==> flow/design.v <==
module a_s(op_a, op_m, as, outp);
   parameter        NBITS = 6;
   input [NBITS:0]  op_a;
   input [NBITS:0]  op_m;
   input            as;
   output [NBITS:0] outp;
   reg [NBITS:0]    outp;
   always @(as or op_a or op_m)
   begin: adder_subt
      if (as == 1'b1)
         outp <= op_a + op_m;
      else
         outp <= op_a - op_m;
   end
endmodule
module div_nr_wsticky(A, B, Q, sticky);
   parameter             NBITS = 6;
   parameter             PBITS = 8;
   input [NBITS-1:0]     A;
   input [NBITS-1:0]     B;
   output [PBITS-1:0]    Q;
   output                sticky;
   parameter [NBITS-1:0] ZEROS = 0;
   reg [NBITS:0]         YY_in[0:PBITS];
   reg [PBITS-1:0]       QQ_in[0:PBITS];
   reg [NBITS:0]         m_cablesIn[0:PBITS];
   wire [NBITS:0]        m_cablesOut[0:PBITS];
   wire [PBITS:0]        a_or_s;
   wire [PBITS-1:0]      QQ;
   wire [NBITS-1:0]      YY;
   wire [NBITS-1:0]      XX;
   assign XX = A;
   assign YY = B;
   assign Q = QQ;
   assign a_or_s[0] = 1'b0;
   always @(*) m_cablesIn[0] <= {1'b0, XX};
   always @(*) YY_in[0] <= {1'b0, YY};
   generate
      begin : xhdl0
         genvar                I;
         for (I = 0; I <= PBITS - 1; I = I + 1)
         begin : divisor
            a_s #(NBITS) int_mod(.op_a(m_cablesIn[I]), .op_m(YY_in[I]), .as(a_or_s[I]), .outp(m_cablesOut[I]));
         end
      end
   endgenerate
   generate
      begin : xhdl1
         genvar                I;
         for (I = 0; I <= PBITS - 1; I = I + 1)
         begin : conex
            assign a_or_s[I + 1] = m_cablesOut[I][NBITS];
            always @(*) m_cablesIn[I + 1] <= {m_cablesOut[I][NBITS - 1:0], 1'b0};
            always @(*) YY_in[I + 1] <= YY_in[I];
            always @(*) QQ_in[I + 1][I] <= a_or_s[I + 1];
            if (I > 0)
            begin : rest
               always @(*) QQ_in[I + 1][I - 1:0] <= QQ_in[I][I - 1:0];
            end
         end
      end
   endgenerate
   generate
      begin : xhdl2
         genvar                I;
         for (I = 0; I <= PBITS - 1; I = I + 1)
         begin : quotient
            assign QQ[I] = (~QQ_in[PBITS][PBITS - 1 - I]);
         end
      end
   endgenerate
   assign sticky = (m_cablesOut[PBITS - 1] == ZEROS) ? 1'b0 : 
                   1'b1;
endmodule
module FP_div(FP_A, FP_B, clk, ce, FP_Z);
   parameter         K = 32;
   parameter         P = 24;
   parameter         E = 8;
   input [K-1:0]     FP_A;
   input [K-1:0]     FP_B;
   input             clk;
   input             ce;
   output [K-1:0]    FP_Z;
   reg [K-1:0]       FP_Z;
   parameter [K-1:0] ZEROS = 1'b0;
   parameter [K-1:0] ONES = 32'hffffffff;
   parameter [E-1:0] BIAS = {1'b0, ONES[E - 2:0]};
   parameter         PBITS = P + 3;
   reg [K-1:0]       A_int;
   reg [K-1:0]       B_int;
   reg [K-1:0]       FP_Z_int;
   wire [E-1:0]      exp_A;
   wire [E-1:0]      exp_B;
   wire [P-1:0]      frac_A;
   wire [P-1:0]      frac_B;
   wire              sign_A;
   wire              sign_B;
   wire              expA_FF;
   wire              expB_FF;
   wire              expA_Z;
   wire              expB_Z;
   wire              fracA_Z;
   wire              fracB_Z;
   wire [E:0]        exp_noBIAS;
   wire [E:0]        exp_Biased;
   wire [E:0]        exp_Biased_Norm;
   wire              isNaN_A;
   wire              isNaN_B;
   wire              isInf_A;
   wire              isInf_B;
   wire              isZero_A;
   wire              isZero_B;
   wire              isNaN;
   wire              isInf;
   wire              isZero;
   wire              sign;
   wire [PBITS-1:0]  frac_div;
   wire [PBITS-1:0]  frac_div_shifted;
   wire [PBITS-2:0]  fr_sh;
   wire [P-2:0]      frac_final;
   wire              underflow;
   wire              overflow;
   wire [E-1:0]      exp_final;
   wire              sticky_bit;
   wire              div_by_zero;
   always @(posedge clk)
      begin
         if (ce == 1'b1)
         begin
            A_int <= FP_A;
            B_int <= FP_B;
         end
      end
   assign sign_A = A_int[K - 1];
   assign sign_B = B_int[K - 1];
   assign exp_A = A_int[K - 2:K - E - 1];
   assign exp_B = B_int[K - 2:K - E - 1];
   assign frac_A = {1'b1, A_int[P - 2:0]};
   assign frac_B = {1'b1, B_int[P - 2:0]};
   assign expA_FF = (A_int[K - 2:K - E - 1] == ONES[K - 2:K - E - 1]) ? 1'b1 : 
                    1'b0;
   assign expB_FF = (B_int[K - 2:K - E - 1] == ONES[K - 2:K - E - 1]) ? 1'b1 : 
                    1'b0;
   assign expA_Z = (A_int[K - 2:K - E - 1] == ZEROS[K - 2:K - E - 1]) ? 1'b1 : 
                   1'b0;
   assign expB_Z = (B_int[K - 2:K - E - 1] == ZEROS[K - 2:K - E - 1]) ? 1'b1 : 
                   1'b0;
   assign fracA_Z = (A_int[P - 2:0] == ZEROS[P - 2:0]) ? 1'b1 : 
                    1'b0;
   assign fracB_Z = (B_int[P - 2:0] == ZEROS[P - 2:0]) ? 1'b1 : 
                    1'b0;
   assign isNaN_A = expA_FF & ((~fracA_Z));
   assign isNaN_B = expB_FF & ((~fracB_Z));
   assign isInf_A = expA_FF;
   assign isInf_B = expB_FF;
   assign isZero_A = expA_Z & fracA_Z;
   assign isZero_B = expB_Z & fracB_Z;
   assign div_by_zero = expB_Z;
   assign isNaN = isNaN_A | isNaN_B;
   assign isInf = isInf_A | isInf_B | div_by_zero;
   assign isZero = isZero_A & (~isZero_B);
   assign exp_noBIAS = ({1'b0, exp_A}) - ({1'b0, exp_B});
   assign exp_Biased = exp_noBIAS + ({1'b0, BIAS});
   assign sign = sign_A ^ sign_B;
   div_nr_wsticky #(P,PBITS) a_div(.A(frac_A), .B(frac_B), .Q(frac_div), .sticky(sticky_bit));
   assign frac_div_shifted = (frac_div[PBITS - 1] == 1'b0) ? {frac_div[PBITS - 2:0], 1'b0} : 
                             frac_div;
   assign exp_Biased_Norm = (frac_div[PBITS - 1] == 1'b0) ? exp_Biased - 1 : 
                            exp_Biased;
   assign exp_final = exp_Biased_Norm[E - 1:0];
   assign overflow = (((exp_Biased_Norm[E:E - 1] == 2'b10) | (exp_Biased_Norm[E:0] == {1'b0, ONES[E - 1:0]}))) ? 1'b1 : 
                     1'b0;
   assign underflow = (((exp_Biased_Norm[E:E - 1] == 2'b11) | (exp_Biased_Norm[E - 1:0] == ZEROS[E - 1:0]))) ? 1'b1 : 
                      1'b0;
   assign fr_sh = frac_div_shifted[PBITS - 2:0];
   assign frac_final = ((fr_sh[2] == 1'b1 & (sticky_bit == 1'b1 | fr_sh[0] == 1'b1 | fr_sh[1] == 1'b1))) ? fr_sh[PBITS - 2:PBITS - P] + 1 : 
                       (((sticky_bit == 1'b1) & (fr_sh[2:0] == 3'b100) & (fr_sh[3] == 1'b1))) ? fr_sh[PBITS - 2:PBITS - P] + 1 : 
                       fr_sh[PBITS - 2:PBITS - P];
   always @(sign or isNaN or isInf or isZero or exp_final or frac_final or underflow or overflow)
   begin: packing
      FP_Z_int[K - 1] <= sign;
      if (isNaN == 1'b1)
      begin
         FP_Z_int[K - 2:P - 1] <= ONES[E - 1:0];
         FP_Z_int[P - 2:0] <= {1'b1, ZEROS[P - 3:0]};
      end
      else if ((isInf == 1'b1) | (overflow == 1'b1))
      begin
         FP_Z_int[K - 2:P - 1] <= ONES[E - 1:0];
         FP_Z_int[P - 2:0] <= ZEROS[P - 2:0];
      end
      else if ((isZero == 1'b1) | (underflow == 1'b1))
      begin
         FP_Z_int[K - 2:P - 1] <= ZEROS[E - 1:0];
         FP_Z_int[P - 2:0] <= ZEROS[P - 2:0];
      end
      else
      begin
         FP_Z_int[K - 2:P - 1] <= exp_final;
         FP_Z_int[P - 2:0] <= frac_final;
      end
   end
   always @(posedge clk)
   begin: final_reg
      begin
         if (ce == 1'b1)
            FP_Z <= FP_Z_int;
      end
   end
endmodule
# Step by step through the tools: FP_div
# Tool output for the design above, in the order of the flow.
# Line numbers count from 1 in the design file above.
# Library cell names are shortened.
# A cell with -- has no value.
dict set report setup {
  design {FP_div}
  clock {clk}
  library {sky130hd}
  pvt_corner {tt_025C_1v80}
}

# After elaboration
# Source: Yosys, flattened and elaborated. Widths are those after wreduce. Registers that Yosys merges into a memory's read port (data or address) are not register bits. Print and check cells do not count. Equal cells are merged and count once.
dict set report word_totals {
  register_bits 96
  latchBits 0
  mem_bits_rw 0
  romBits 0
  clocked_rd_ports_x_width 0
  memories 0
  input_bits 66
  wordCells 166
}
dict set report classes {
  n_addsub 57
  multipliers 0
  div 0
  compare 0
  n_eq 6
  n_shift 0
  n_mux 42
  bitwise 47
  reduce_and_logical 8
}
# op count
set op_table {}
lappend op_table {{25-bit by 24-bit adder with 25-bit output} 26}
lappend op_table {{25-bit by 24-bit subtractor with 25-bit output} 26}
lappend op_table {{25-bit 2-to-1 mux} 26}
lappend op_table {{23-bit 2-to-1 mux} 4}
lappend op_table {{23-bit logical NOT} 2}
lappend op_table {{1-bit inverter} 29}
lappend op_table {{26-bit 2-to-1 mux} 1}
lappend op_table {{24-bit by 24-bit subtractor with 25-bit output} 1}
lappend op_table {{25-bit logical NOT} 1}
lappend op_table {{8-bit logical NOT} 3}
lappend op_table {{23-bit by 1-bit adder with 23-bit output with constant B} 1}
lappend op_table {{8-bit equality test with constant B} 2}
lappend op_table {{1-bit OR} 9}
lappend op_table {{8-bit by 8-bit subtractor with 9-bit output} 1}
lappend op_table {{9-bit by 1-bit subtractor with 9-bit output with constant B} 1}
lappend op_table {{9-bit by 7-bit adder with 9-bit output with constant B} 1}
lappend op_table {{9-bit by 8-bit equality test with 1-bit output with constant B} 1}
lappend op_table {{9-bit 2-to-1 mux} 1}
lappend op_table {{1-bit 2-to-1 mux} 9}
lappend op_table {{1-bit AND} 8}
lappend op_table {{8-bit 2-to-1 mux} 1}
lappend op_table {{2-bit equality test with constant B} 2}
lappend op_table {{3-bit equality test with constant B} 1}
lappend op_table {{3-bit OR reduction} 1}
lappend op_table {{2-bit OR reduction} 1}
lappend op_table {{1-bit bitwise XOR} 1}

# Depth
# Depth = most cells in a row (Yosys ltp): at word level without a register or memory, in the mapped netlist without a sequential cell, where the memories' decode and read muxes count.
dict set report logic_depth {
  word_depth 62
  ABC_AREA 0
  ltp_mapped 460
  depth_no_buf 441
}

# After synthesis
# Yosys stat after the flow's synthesis: flattened, memories mapped to cells. It holds for the ABC_AREA given above (unset counts as 0); a run with the other value may have another netlist.
# Totals and module areas in this step are rounded.
dict set report synth_totals {
  cells 6906
  synth_area_um2 51000
  sequential_area_um2 2900
  ff_cells 96
  buf_cells 157
}
# cell_type count
set types {}
lappend types {ha_1 1100}
lappend types {xnor2_1 564}
lappend types {nor2_1 1243}
lappend types {a21oi_1 794}
lappend types {edfxtp_1 96}
lappend types {mux2i_1 265}
lappend types {o21bai_1 312}
lappend types {a21o_1 260}
lappend types {o21ai_0 332}
lappend types {inv_1 360}
lappend types {nand2_1 320}
lappend types {xor2_1 110}
lappend types {nand2b_1 116}
lappend types {fa_1 26}
lappend types {nor3_1 90}
lappend types {nor2b_1 69}
lappend types {clkbuf_1 79}
lappend types {nand3_1 55}
# Other cell types: 89; their cells: 715.
# The figures by module come from a second, unflattened synthesis with its own total; it is not the netlist above.
dict set report hier_totals {
  cells_unflattened 7714
  hier_area_um2 55000
}
# Each row is one instance without its submodules.
# module n_inst n_cells area_um2 mod_seq_area_um2
set by_module {}
lappend by_module {{a_s (NBITS=24)} 27 269 1800 0.0}
lappend by_module {FP_div 1 414 5200 2900}
lappend by_module {div_nr_wsticky 1 37 160 0.0}

# Timing after synthesis
# Source: OpenSTA report_checks on the synthesized netlist (no wires, ideal clock, input and output delay 20% of the period each), path of least setup slack; recovery checks are left aside. Register names are those of the netlist, which keeps one name where synthesis merged equal registers.
dict set report synth_timing {
  path_type {flip-flop to flip-flop}
  start {register B_int[2]}
  end {register FP_Z[18]}
  tclk_ns 80.0
  setup_time_ns 0.268
  t_arrival_ns 60.649
  t_required_ns 79.732
  slack_ns 19.083
  delay_ns 60.917
  path_stages 366
  n_path_buf 24
  synth_period_reached_ns 60.917
}
# "delay_ns" is the arrival time less input delay plus setup time.
# "path_stages" counts driving pins, that of a launching flip-flop among them; a cell with two outputs on the path counts twice.
# "synth_period_reached_ns" = period - worst setup slack (recovery checks aside). The figure is calculated, with input and output delays left at 20% of the set period.
# The rows between start and end are the longest chain of elaborated cells between them; the timing report does not say that the signal goes this way. Where chains are equally long, one stands for them.
# A line is the first line of the expression or statement that the cell stems from. Yosys adds cells for indexed reads and writes and turns some case tables into memories.
dict set report synth_between {
  cell_sequence {edfxtp_1 > inv_1 > ha_1 > nor2b_1 > o31ai_1 > nor2b_1 > nor2b_1 > o21ai_0 > nand2b_1 > a21o_1 > a21oi_1 > xnor2_1 > ha_1 > nor4_1 > inv_1 > a211oi_1 > nor2_1 > o31ai_1 > [330 not listed] > a21o_1 > a21o_1 > a21o_1 > a21o_1 > a21o_1 > a21o_1 > a21o_1 > a21o_1 > a21oi_1 > nor3b_1 > o21a_1 > nor3_1 > xnor2_1 > o221ai_1 > buf_2 > nor4_1 > xor2_1 > o22ai_1}
  elab_chain_cells 59
  cells_between 133
  classes_between {add/sub (54); eq/ne (4); mux (34); logic (37); reduce/logical (4)}
}
# element line_no
set synth_lines {}
lappend synth_lines {{start: declaration} 90} ;# reg [K-1:0]       B_int;
lappend synth_lines {{start: assignment} 131} ;# B_int <= FP_B;
lappend synth_lines {{24-bit by 24-bit subtractor with 25-bit output} 13} ;# outp <= op_a - op_m;
lappend synth_lines {{25-bit by 24-bit subtractor with 25-bit output} 13}
lappend synth_lines {{25-bit 2-to-1 mux} 10} ;# if (as == 1'b1)
lappend synth_lines {{25-bit by 24-bit subtractor with 25-bit output} 13}
lappend synth_lines {{25-bit 2-to-1 mux} 10}
lappend synth_lines {{25-bit by 24-bit subtractor with 25-bit output} 13}
lappend synth_lines {{25-bit 2-to-1 mux} 10}
lappend synth_lines {{[44 not listed]} --}
lappend synth_lines {{25-bit 2-to-1 mux} 10}
lappend synth_lines {{1-bit inverter} 68} ;# assign QQ[I] = (~QQ_in[PBITS][PBITS - 1 - I]);
lappend synth_lines {{26-bit 2-to-1 mux} 166} ;# assign frac_div_shifted = (frac_div[PBITS - 1] == 1'b0) ? {frac_div[PBITS - 2:0], 1'b0} :
lappend synth_lines {{3-bit equality test} 177} ;# (((sticky_bit == 1'b1) & (fr_sh[2:0] == 3'b100) & (fr_sh[3] == 1'b1))) ? fr_sh[PBITS - 2:PBITS - P] + 1 :
lappend synth_lines {{1-bit AND (2 in a row)} 177}
lappend synth_lines {{23-bit 2-to-1 mux} 177}
lappend synth_lines {{23-bit 2-to-1 mux} 176} ;# assign frac_final = ((fr_sh[2] == 1'b1 & (sticky_bit == 1'b1 | fr_sh[0] == 1'b1 | fr_sh[1] == 1'b1))) ? fr_sh[ ...
lappend synth_lines {{end: assignment} 207} ;# FP_Z <= FP_Z_int;
lappend synth_lines {{end: declaration} 83} ;# output [K-1:0]    FP_Z;

# Worst path after layout
# Path of least setup slack in the final report of flow run 1 (OpenROAD, finished layout, wires in). Where an end is a register, its clock arrival counts in the times.
dict set report layout_timing {
  path_type {flip-flop to flip-flop}
  start {register B_int[2]}
  end {register FP_Z[11]}
  tclk_ns 80.0
  setup_time_ns 0.27
  t_arrival_ns 68.73
  t_required_ns 80.16
  slack_ns 11.43
  path_stages 382
  n_path_buf 13
}
# The rows between start and end are the longest chain of elaborated cells between them; the timing report does not say that the signal goes this way. Where chains are equally long, one stands for them.
dict set report layout_between {
  cell_sequence {edfxtp_1 > buf_4 > inv_2 > ha_1 > nor2b_1 > o31ai_1 > nor2b_1 > nor2b_1 > o21ai_0 > nand2b_1 > a21o_1 > a21oi_1 > xnor2_1 > ha_1 > nor4_1 > inv_1 > a211oi_1 > nor2_1 > [346 not listed] > a21o_1 > a21o_1 > a21o_1 > a21o_1 > a21o_1 > a21o_1 > a21o_1 > a21o_1 > a21oi_1 > nor3b_1 > o21a_1 > nor3_1 > xor2_1 > a211oi_2 > buf_4 > nand2_1 > xor2_1 > o22ai_1}
  elab_chain_cells 59
  cells_between 126
  classes_between {add/sub (54); eq/ne (4); mux (34); logic (30); reduce/logical (4)}
}
# element line_no
set layout_lines {}
lappend layout_lines {{start: declaration} 90} ;# reg [K-1:0]       B_int;
lappend layout_lines {{start: assignment} 131} ;# B_int <= FP_B;
lappend layout_lines {{24-bit by 24-bit subtractor with 25-bit output} 13} ;# outp <= op_a - op_m;
lappend layout_lines {{25-bit by 24-bit subtractor with 25-bit output} 13}
lappend layout_lines {{25-bit 2-to-1 mux} 10} ;# if (as == 1'b1)
lappend layout_lines {{25-bit by 24-bit subtractor with 25-bit output} 13}
lappend layout_lines {{25-bit 2-to-1 mux} 10}
lappend layout_lines {{25-bit by 24-bit subtractor with 25-bit output} 13}
lappend layout_lines {{25-bit 2-to-1 mux} 10}
lappend layout_lines {{[44 not listed]} --}
lappend layout_lines {{25-bit 2-to-1 mux} 10}
lappend layout_lines {{1-bit inverter} 68} ;# assign QQ[I] = (~QQ_in[PBITS][PBITS - 1 - I]);
lappend layout_lines {{26-bit 2-to-1 mux} 166} ;# assign frac_div_shifted = (frac_div[PBITS - 1] == 1'b0) ? {frac_div[PBITS - 2:0], 1'b0} :
lappend layout_lines {{3-bit equality test} 177} ;# (((sticky_bit == 1'b1) & (fr_sh[2:0] == 3'b100) & (fr_sh[3] == 1'b1))) ? fr_sh[PBITS - 2:PBITS - P] + 1 :
lappend layout_lines {{1-bit AND (2 in a row)} 177}
lappend layout_lines {{23-bit 2-to-1 mux} 177}
lappend layout_lines {{23-bit 2-to-1 mux} 176} ;# assign frac_final = ((fr_sh[2] == 1'b1 & (sticky_bit == 1'b1 | fr_sh[0] == 1'b1 | fr_sh[1] == 1'b1))) ? fr_sh[ ...
lappend layout_lines {{end: assignment} 207} ;# FP_Z <= FP_Z_int;
lappend layout_lines {{end: declaration} 83} ;# output [K-1:0]    FP_Z;

; Flow measurements of FP_div on sky130hd: 4 stored runs with different settings, listed in no order. Input and output delays are each 20% of the period that was set; the output load is 0.01 pF.
; "period_less_ws_ns" = clock period - worst setup slack. The figure is calculated, with input and output delays left at 20% of the set period.
; "worst_path_time_ns" means the part of the period allowed to the worst setup path (the constraints hold back 20% at inputs and 20% at outputs) less its slack; where the path has registers, the arrival times of their clocks count too.
; Measured values are rounded.

[flow run 1: settings]
CTS_CLUSTER_DIAMETER = 181
MAX_ROUTING_LAYER = met4
period_ns = 80.0
CAP_MARGIN = 20
CORE_MARGIN = 2
CORE_UTILIZATION = 40
SLEW_MARGIN = 20
[flow run 1: results]
synth_chip_area_um2 = 51000
die_footprint_um2 = 130000
finish.utilization_pct = 43
worst_setup_slack_ns = 11
fin_tns_ns = 0.000
hold_worst_slack_ns = 0.56
period_less_ws_ns = 68.572
worst_path_time_ns = 68.57
critical_path_kind = flip-flop to flip-flop

[flow run 2: settings]
CORE_UTILIZATION = 45
PLACE_DENSITY = 0.6
period_ns = 80.0
CAP_MARGIN = 20
CORE_MARGIN = 2
SLEW_MARGIN = 20
[flow run 2: results]
synth_chip_area_um2 = 51000
die_footprint_um2 = 120000
finish.utilization_pct = 48
worst_setup_slack_ns = 11
fin_tns_ns = 0.000
hold_worst_slack_ns = 0.57
period_less_ws_ns = 68.632
worst_path_time_ns = 68.63
critical_path_kind = flip-flop to flip-flop

[flow run 3: settings]
CORE_ASPECT_RATIO = 0.96
CORE_MARGIN = 2
CORE_UTILIZATION = 24
CTS_CLUSTER_DIAMETER = 369
GPL_ROUTABILITY_DRIVEN = 0
MAX_ROUTING_LAYER = met5
MIN_ROUTING_LAYER = met2
PLACE_DENSITY_LB_ADDON = 0.14
period_ns = 80.0
CAP_MARGIN = 20
SLEW_MARGIN = 20
[flow run 3: results]
synth_chip_area_um2 = 51000
die_footprint_um2 = 220000
finish.utilization_pct = 27
worst_setup_slack_ns = 8.9
fin_tns_ns = 0.000
hold_worst_slack_ns = 0.56
period_less_ws_ns = 71.060
worst_path_time_ns = 71.06
critical_path_kind = flip-flop to flip-flop

[flow run 4: settings]
ABC_AREA = 1
CAP_MARGIN = 30
CORE_ASPECT_RATIO = 1.01
CORE_MARGIN = 7
CORE_UTILIZATION = 22
CTS_CLUSTER_DIAMETER = 257
CTS_CLUSTER_SIZE = 61
GPL_ROUTABILITY_DRIVEN = 0
GPL_TIMING_DRIVEN = 1
HOLD_SLACK_MARGIN = 0.09
MAX_ROUTING_LAYER = met4
MIN_ROUTING_LAYER = met1
PLACE_DENSITY_LB_ADDON = 0.03
SETUP_SLACK_MARGIN = -1.3
SLEW_MARGIN = 35
period_ns = 101.0
[flow run 4: results]
synth_chip_area_um2 = 56000
die_footprint_um2 = 270000
finish.utilization_pct = 24
worst_setup_slack_ns = 43
fin_tns_ns = 0.000
hold_worst_slack_ns = 0.57
period_less_ws_ns = 58.349
worst_path_time_ns = 58.35
critical_path_kind = flip-flop to flip-flop
